==> flow/design.v <==
module ALU (a,b,ctrl,res,R15,res_we,R15_we);
	input signed [15:0] a,b;
	input [3:0] ctrl;
	output reg signed [15:0] res;
	output reg signed [15:0] R15;
	output reg res_we, R15_we;
	always@(*)begin
		res = 16'sd0;
		R15 = 16'sd0;
		res_we = 1'b1;
		R15_we = 1'b0;
		case(ctrl)
			3'b000: begin
						res = a + b;
					end
			3'b001: begin
						res = a - b;
					end
			3'b010: begin
						{R15,res} = a * b;
						R15_we = 1'b1;
					end
			3'b011: begin
						R15_we = 1'b1;
						if (b == 16'sd0) begin
							res = -16'sd1;
							R15 = a;
						end
						else begin
							res = a / b;
							R15 = a % b;
						end
					end
			3'b100: begin
						res = a & b;
					end
			3'b101: begin
						res = a | b;
					end
			default: begin
						res_we = 1'b0;
					end
		endcase
	end
endmodule
module alu16(clk, rst, a, b, ctrl, res, R15);
	input clk, rst;
	input [15:0] a, b;
	input [3:0] ctrl;
	output reg [15:0] res;
	output reg [15:0] R15;
	wire [15:0] alu_res, alu_R15;
	wire res_we, R15_we;
	ALU u_alu(.a(a), .b(b), .ctrl(ctrl), .res(alu_res), .R15(alu_R15), .res_we(res_we), .R15_we(R15_we));
	always @(posedge clk, negedge rst) begin
		if (~rst) begin
			res <= 16'h0000;
			R15 <= 16'h0000;
		end
		else begin
			if (res_we)
				res <= alu_res;
			if (R15_we)
				R15 <= alu_R15;
		end
	end
endmodule
=== From RTL to reports: alu16 ===
What the tools print for alu16, step after step.
Line numbers count from 1 in the design file above.
Cell names lack the library's common part.
The mark -- stands for no value.

* Top: alu16
* Clock port: clk
* Library: sky130hd
* Library corner: tt_025C_1v80

=== Word level ===
Counts by Yosys on the flattened word-level netlist (proc, flatten, opt, wreduce; memories kept). Register bits leave out memories and registers merged into their read ports (data or address); mux counts leave out enables and synchronous resets folded into registers. Print and check cells are left out. Cells with the same type and inputs are merged into one.

* Div/mod/pow operators: 2
* Eq/ne operators: 5
* Add/sub/neg operators: 2
* Multiplexer cells: 6
* Reductions and logical operators: 4
* Multiply operators: 1
* Bitwise gates (word level): 2
* Shifts and indexed selects: 0
* $lt $le $gt $ge: 0

{| class="wikitable"
|+ Operator list
! kind !! number
|-
| 16-bit by 16-bit multiplier with 32-bit output || 1
|-
| 16-bit by 16-bit divider with 16-bit output || 1
|-
| 16-bit by 16-bit modulo with 16-bit output || 1
|-
| 16-bit case mux with 6-bit select || 1
|-
| 16-bit case mux with 2-bit select || 1
|-
| 16-bit two-way mux || 2
|-
| 16-bit adder || 1
|-
| 16-bit subtractor || 1
|-
| 16-bit AND || 1
|-
| 16-bit OR || 1
|-
| 16-bit logical NOT || 1
|-
| 4-bit by 2-bit equality test with 1-bit output with constant B || 2
|-
| 4-bit by 3-bit equality test with 1-bit output with constant B || 2
|-
| 6-bit OR reduction || 1
|-
| 4-bit by 1-bit equality test with 1-bit output with constant B || 1
|-
| 4-bit logical NOT || 1
|-
| 2-bit OR reduction || 1
|-
| 1-bit two-way mux || 2
|}

* Bits in writable memories: 0
* Memories kept: 0
* Bits in latches: 0
* Flip-flop bits (word level): 32
* Memory bits (read-only): 0
* Word-level cells: 24
* Output and inout bits: 32
* Input port bits: 38
* Clocked read ports x word width: 0

=== Longest topological paths ===
Longest topological path by Yosys (ltp), each cell counted once; first at word level (registers and memories cut), then after technology mapping (sequential cells cut; the memories' decode and read muxes count).

* Word-level depth: 3
* ABC_AREA: 0
* Gate-level depth with buffers: 160
* Depth with buffers taken out: 146

=== Mapped cells and area ===
Yosys stat after the flow's synthesis: flattened, memories mapped to cells. It holds for the ABC_AREA given above (unset counts as 0); a run with the other value may have another netlist.

* Cells in the netlist: 2892
* Chip area (Yosys): 22454.0 µm²
* Flip-flop cells: 32
* Area of sequential cells: 800.8 µm²
* Buffer cells: 127

{| class="wikitable"
|+ Cells by type
! type !! number !! area in all (µm²)
|-
| fa_1 || 264 || 5.29E+03
|-
| ha_1 || 244 || 3.05E+03
|-
| inv_1 || 345 || 1.29E+03
|-
| nand2_1 || 304 || 1.14E+03
|-
| xnor2_1 || 108 || 945.907
|-
| nor2_1 || 234 || 878.342
|-
| dfrtp_1 || 32 || 800.768
|-
| a21oi_1 || 151 || 755.725
|-
| o21ai_0 || 150 || 750.72
|-
| and2_1 || 104 || 650.624
|-
| xor2_1 || 73 || 639.363
|-
| clkbuf_1 || 97 || 364.099
|-
| o21a_1 || 41 || 307.795
|-
| a21o_1 || 36 || 270.259
|-
| a31oi_1 || 42 || 262.752
|-
| nor3_1 || 52 || 260.25
|-
| nand2b_1 || 39 || 243.984
|-
| mux2i_1 || 21 || 210.202
|}

Other cell types: 83; their cells: 555.
The figures by module come from a second, unflattened synthesis with its own total; it is not the netlist above.

* Cells (unflattened synthesis): 2883
* Area (unflattened synthesis): 22749.3 µm²

Rows give one instance, submodules left out.

{| class="wikitable"
|+ Modules
! module !! seq. area (µm²) !! cells !! area (µm²) !! times used
|-
| ALU || 0.0 || 2815 || 21450.6 || 1
|-
| alu16 || 800.8 || 68 || 1298.7 || 1
|}

=== Worst setup path after synthesis ===
Source: OpenSTA report_checks on the synthesized netlist (no wires, ideal clock, input and output delay 20% of the period each), path of least setup slack; recovery checks are left aside. Register names are those of the netlist, which keeps one name where synthesis merged equal registers.

* Path type: input to register
* Start point: input b[0]
* End point: register R15[14]
* Period: 40.0 ns
* Delay of the path: 32.136 ns
* Stages on the path: 148
* Input delay: 8.000 ns
* Time at the first pin: 8.000 ns
* Arrival: 40.003 ns
* Data required time: 39.867 ns
* Buffers on the path: 15
* Slack: -0.136 ns
* Setup time: 0.133 ns
* Period reached after synthesis: 40.136 ns

"delay of the path" is the arrival time less input delay plus setup time.
"stages on the path": output pins that drive a net of the path, with the launching flip-flop's if there is one; two outputs of one cell count as two.
"period reached after synthesis" = period - worst setup slack (recovery checks aside). The figure is calculated, with input and output delays left at 20% of the set period.
Between the ends stands the longest chain of elaborated cells between them, by number of cells; it is not shown to be the way that was timed. Of several equally long chains one is given.
Each line given opens the expression or statement behind the cell; cells for indexed reads and writes are added by Yosys, which also makes memories of some case tables.

* Path through: clkbuf_1 clkbuf_1 inv_1 ha_1 nor4b_4 a41oi_2 mux2i_4 a2111oi_4 buf_2 nand2_1 or2_2 nand2_1 o21ai_0 ha_1 o21a_1 nor2_1 or2_2 nor4_4 [... 112 more ...] ha_1 and2_1 a31oi_1 a311oi_1 o21ai_0 a21oi_1 clkbuf_1 clkbuf_1 nor2_1 a21oi_1 ha_1 nor3b_1 nor4b_2 nand3_1 or3_1 nor3_2 mux2i_1 o31ai_2
* Length of the longest elaborated chain: 3
* Elaborated cells between the ends (all ways): 5
* RTL lines with such cells: 4
* Those cells by class: mul (1); div (1); mux (2); reduce/logical (1)

{| class="wikitable"
|+ Ends and longest elaborated chain, post-synthesis
! item !! RTL line !! text
|-
| from (decl) || 48 || <nowiki>input [15:0] a, b;</nowiki>
|-
| 16-bit by 16-bit modulo with 16-bit output || 31 || <nowiki>R15 = a % b;</nowiki>
|-
| 16-bit two-way mux || 25 || <nowiki>if (b == 16'sd0) begin</nowiki>
|-
| 16-bit case mux with 2-bit select || 12 || <nowiki>case(ctrl)</nowiki>
|-
| to (assign) || 58 || <nowiki>R15 <= 16'h0000;</nowiki>
|-
| to (assign) || 64 || <nowiki>R15 <= alu_R15;</nowiki>
|-
| to (decl) || 51 || <nowiki>output reg [15:0] R15;</nowiki>
|}

=== Timing after layout ===
From the final timing report of run 1: the path of least setup slack in the routed layout; clock arrival at registers is part of the times.

* Path type: input to register
* Start point: input a[2]
* End point: register R15[14]
* Slack: 0.20 ns
* Arrival: 38.66 ns
* Period: 38.7 ns
* Setup time: 0.14 ns
* Input delay: 7.74 ns
* Stages on the path: 138
* Time at the first pin: 7.74 ns
* Data required time: 38.86 ns
* Buffers on the path: 14

Between the ends stands the longest chain of elaborated cells between them, by number of cells; it is not shown to be the way that was timed. Of several equally long chains one is given.

* Path through: clkdlybuf4s50_1 or4_1 or3_1 nor4b_2 buf_4 ha_1 o21ai_0 or2_2 or2_2 nand2_1 o21ai_0 ha_1 o21a_1 nor2_1 or2_2 nor4_4 nor2_1 a21oi_1 [... 102 more ...] buf_4 buf_4 buf_12 o31ai_1 ha_1 or2_2 a21oi_1 a21oi_2 buf_4 or4_1 o31a_1 o31a_1 nor4b_4 nand3_1 or3_1 nor3_2 mux2i_1 o31ai_2
* Length of the longest elaborated chain: 3
* Elaborated cells between the ends (all ways): 4
* RTL lines with such cells: 4
* Those cells by class: mul (1); div (1); mux (2)

{| class="wikitable"
|+ Ends and longest elaborated chain, after layout
! item !! RTL line !! text
|-
| from (decl) || 48 || <nowiki>input [15:0] a, b;</nowiki>
|-
| 16-bit by 16-bit modulo with 16-bit output || 31 || <nowiki>R15 = a % b;</nowiki>
|-
| 16-bit two-way mux || 25 || <nowiki>if (b == 16'sd0) begin</nowiki>
|-
| 16-bit case mux with 2-bit select || 12 || <nowiki>case(ctrl)</nowiki>
|-
| to (assign) || 58 || <nowiki>R15 <= 16'h0000;</nowiki>
|-
| to (assign) || 64 || <nowiki>R15 <= alu_R15;</nowiki>
|-
| to (decl) || 51 || <nowiki>output reg [15:0] R15;</nowiki>
|}

Stored flow runs of alu16 (3 of them; Yosys, OpenROAD, sky130hd). They differ in their settings and are not a sequence. Constraints: input delay and output delay 20% of the set period each, output load 0.01 pF.
"achieved clock period" = clock period - worst setup slack. The figure is calculated, with input and output delays left at 20% of the set period.
By "worst setup path time" is meant the share of the clock period that the worst setup path is allowed (20% is reserved at inputs, 20% at outputs), minus its slack. Clock arrival times at its registers enter into it.
"power" is the tool's figure for a default switching activity; nothing was simulated.

Run 1
==> flow/run.sh <==
#!/bin/bash
# the make line also repeats the synthesis and layout settings of config.mk as NAME=value (left out here)
make -C /OpenROAD-flow-scripts/flow DESIGN_CONFIG=/design/flow/config.mk WORK_HOME=/design/flow/orfs CLKGATE_MAP_FILE= finish
==> flow/config.mk <==
export PLATFORM = sky130hd
export DESIGN_NAME = alu16
export DESIGN_NICKNAME = alu16
export VERILOG_FILES = /design/flow/design.v
export SDC_FILE = /design/flow/constraint.sdc
export NUM_CORES = 4
export LEC_CHECK = 0
export CAP_MARGIN = 20
export CORE_MARGIN = 2
export CORE_UTILIZATION = 40
export SETUP_SLACK_MARGIN = -1.27
export SLEW_MARGIN = 20
==> flow/constraint.sdc <==
create_clock -name core_clock -period 38.7 [get_ports {clk}]
set_input_delay 7.7400 -clock core_clock [delete_from_list [all_inputs] [get_ports {clk}]]
set_output_delay 7.7400 -clock core_clock [all_outputs]
set_load 0.01 [all_outputs]

==> results of run 1 <==
chip area after synthesis (Yosys): 22454.0 µm²
die area: 58047.3 µm²
standard-cell area of the final layout: 26315.2 µm²
utilization: 47.6 %
worst setup slack after layout: 0.202 ns
total negative slack: 0.000 ns
worst hold slack: 0.539 ns
power: 2.584 mW
achieved clock period: 38.498 ns
worst setup path time: 30.76 ns
worst setup path kind: input to register

Run 2
==> flow/run.sh <==
#!/bin/bash
# the make line also repeats the synthesis and layout settings of config.mk as NAME=value (left out here)
make -C /OpenROAD-flow-scripts/flow DESIGN_CONFIG=/design/flow/config.mk WORK_HOME=/design/flow/orfs CLKGATE_MAP_FILE= finish
==> flow/config.mk <==
export PLATFORM = sky130hd
export DESIGN_NAME = alu16
export DESIGN_NICKNAME = alu16
export VERILOG_FILES = /design/flow/design.v
export SDC_FILE = /design/flow/constraint.sdc
export NUM_CORES = 4
export LEC_CHECK = 0
export CAP_MARGIN = 20
export CELL_PAD_IN_SITES_DETAIL_PLACEMENT = 0
export CELL_PAD_IN_SITES_GLOBAL_PLACEMENT = 1
export CORE_ASPECT_RATIO = 0.66
export CORE_MARGIN = 10
export CORE_UTILIZATION = 61
export CTS_CLUSTER_DIAMETER = 359
export CTS_CLUSTER_SIZE = 36
export GPL_ROUTABILITY_DRIVEN = 0
export GPL_TIMING_DRIVEN = 0
export MAX_ROUTING_LAYER = met5
export MIN_ROUTING_LAYER = met2
export PLACE_DENSITY = 0.76
export SETUP_SLACK_MARGIN = 5.0
export SLEW_MARGIN = 15
export TNS_END_PERCENT = 15
==> flow/constraint.sdc <==
create_clock -name core_clock -period 53.5 [get_ports {clk}]
set_input_delay 10.7000 -clock core_clock [delete_from_list [all_inputs] [get_ports {clk}]]
set_output_delay 10.7000 -clock core_clock [all_outputs]
set_load 0.01 [all_outputs]

==> results of run 2 <==
did not finish, routing stopped with GRT-0116

Run 3
==> flow/run.sh <==
#!/bin/bash
# the make line also repeats the synthesis and layout settings of config.mk as NAME=value (left out here)
make -C /OpenROAD-flow-scripts/flow DESIGN_CONFIG=/design/flow/config.mk WORK_HOME=/design/flow/orfs CLKGATE_MAP_FILE= finish
==> flow/config.mk <==
export PLATFORM = sky130hd
export DESIGN_NAME = alu16
export DESIGN_NICKNAME = alu16
export VERILOG_FILES = /design/flow/design.v
export SDC_FILE = /design/flow/constraint.sdc
export NUM_CORES = 4
export LEC_CHECK = 0
export CAP_MARGIN = 20
export CELL_PAD_IN_SITES_DETAIL_PLACEMENT = 2
export CELL_PAD_IN_SITES_GLOBAL_PLACEMENT = 1
export CORE_MARGIN = 5
export CORE_UTILIZATION = 31
export CTS_CLUSTER_DIAMETER = 359
export CTS_CLUSTER_SIZE = 78
export GPL_ROUTABILITY_DRIVEN = 0
export HOLD_SLACK_MARGIN = 0.05
export MAX_ROUTING_LAYER = met4
export MIN_ROUTING_LAYER = met1
export PLACE_DENSITY = 0.76
export SETUP_SLACK_MARGIN = 5.0
export SLEW_MARGIN = 15
export TNS_END_PERCENT = 50
==> flow/constraint.sdc <==
create_clock -name core_clock -period 25.8 [get_ports {clk}]
set_input_delay 5.1600 -clock core_clock [delete_from_list [all_inputs] [get_ports {clk}]]
set_output_delay 5.1600 -clock core_clock [all_outputs]
set_load 0.01 [all_outputs]

==> results of run 3 <==
did not finish, routing stopped with GRT-0232
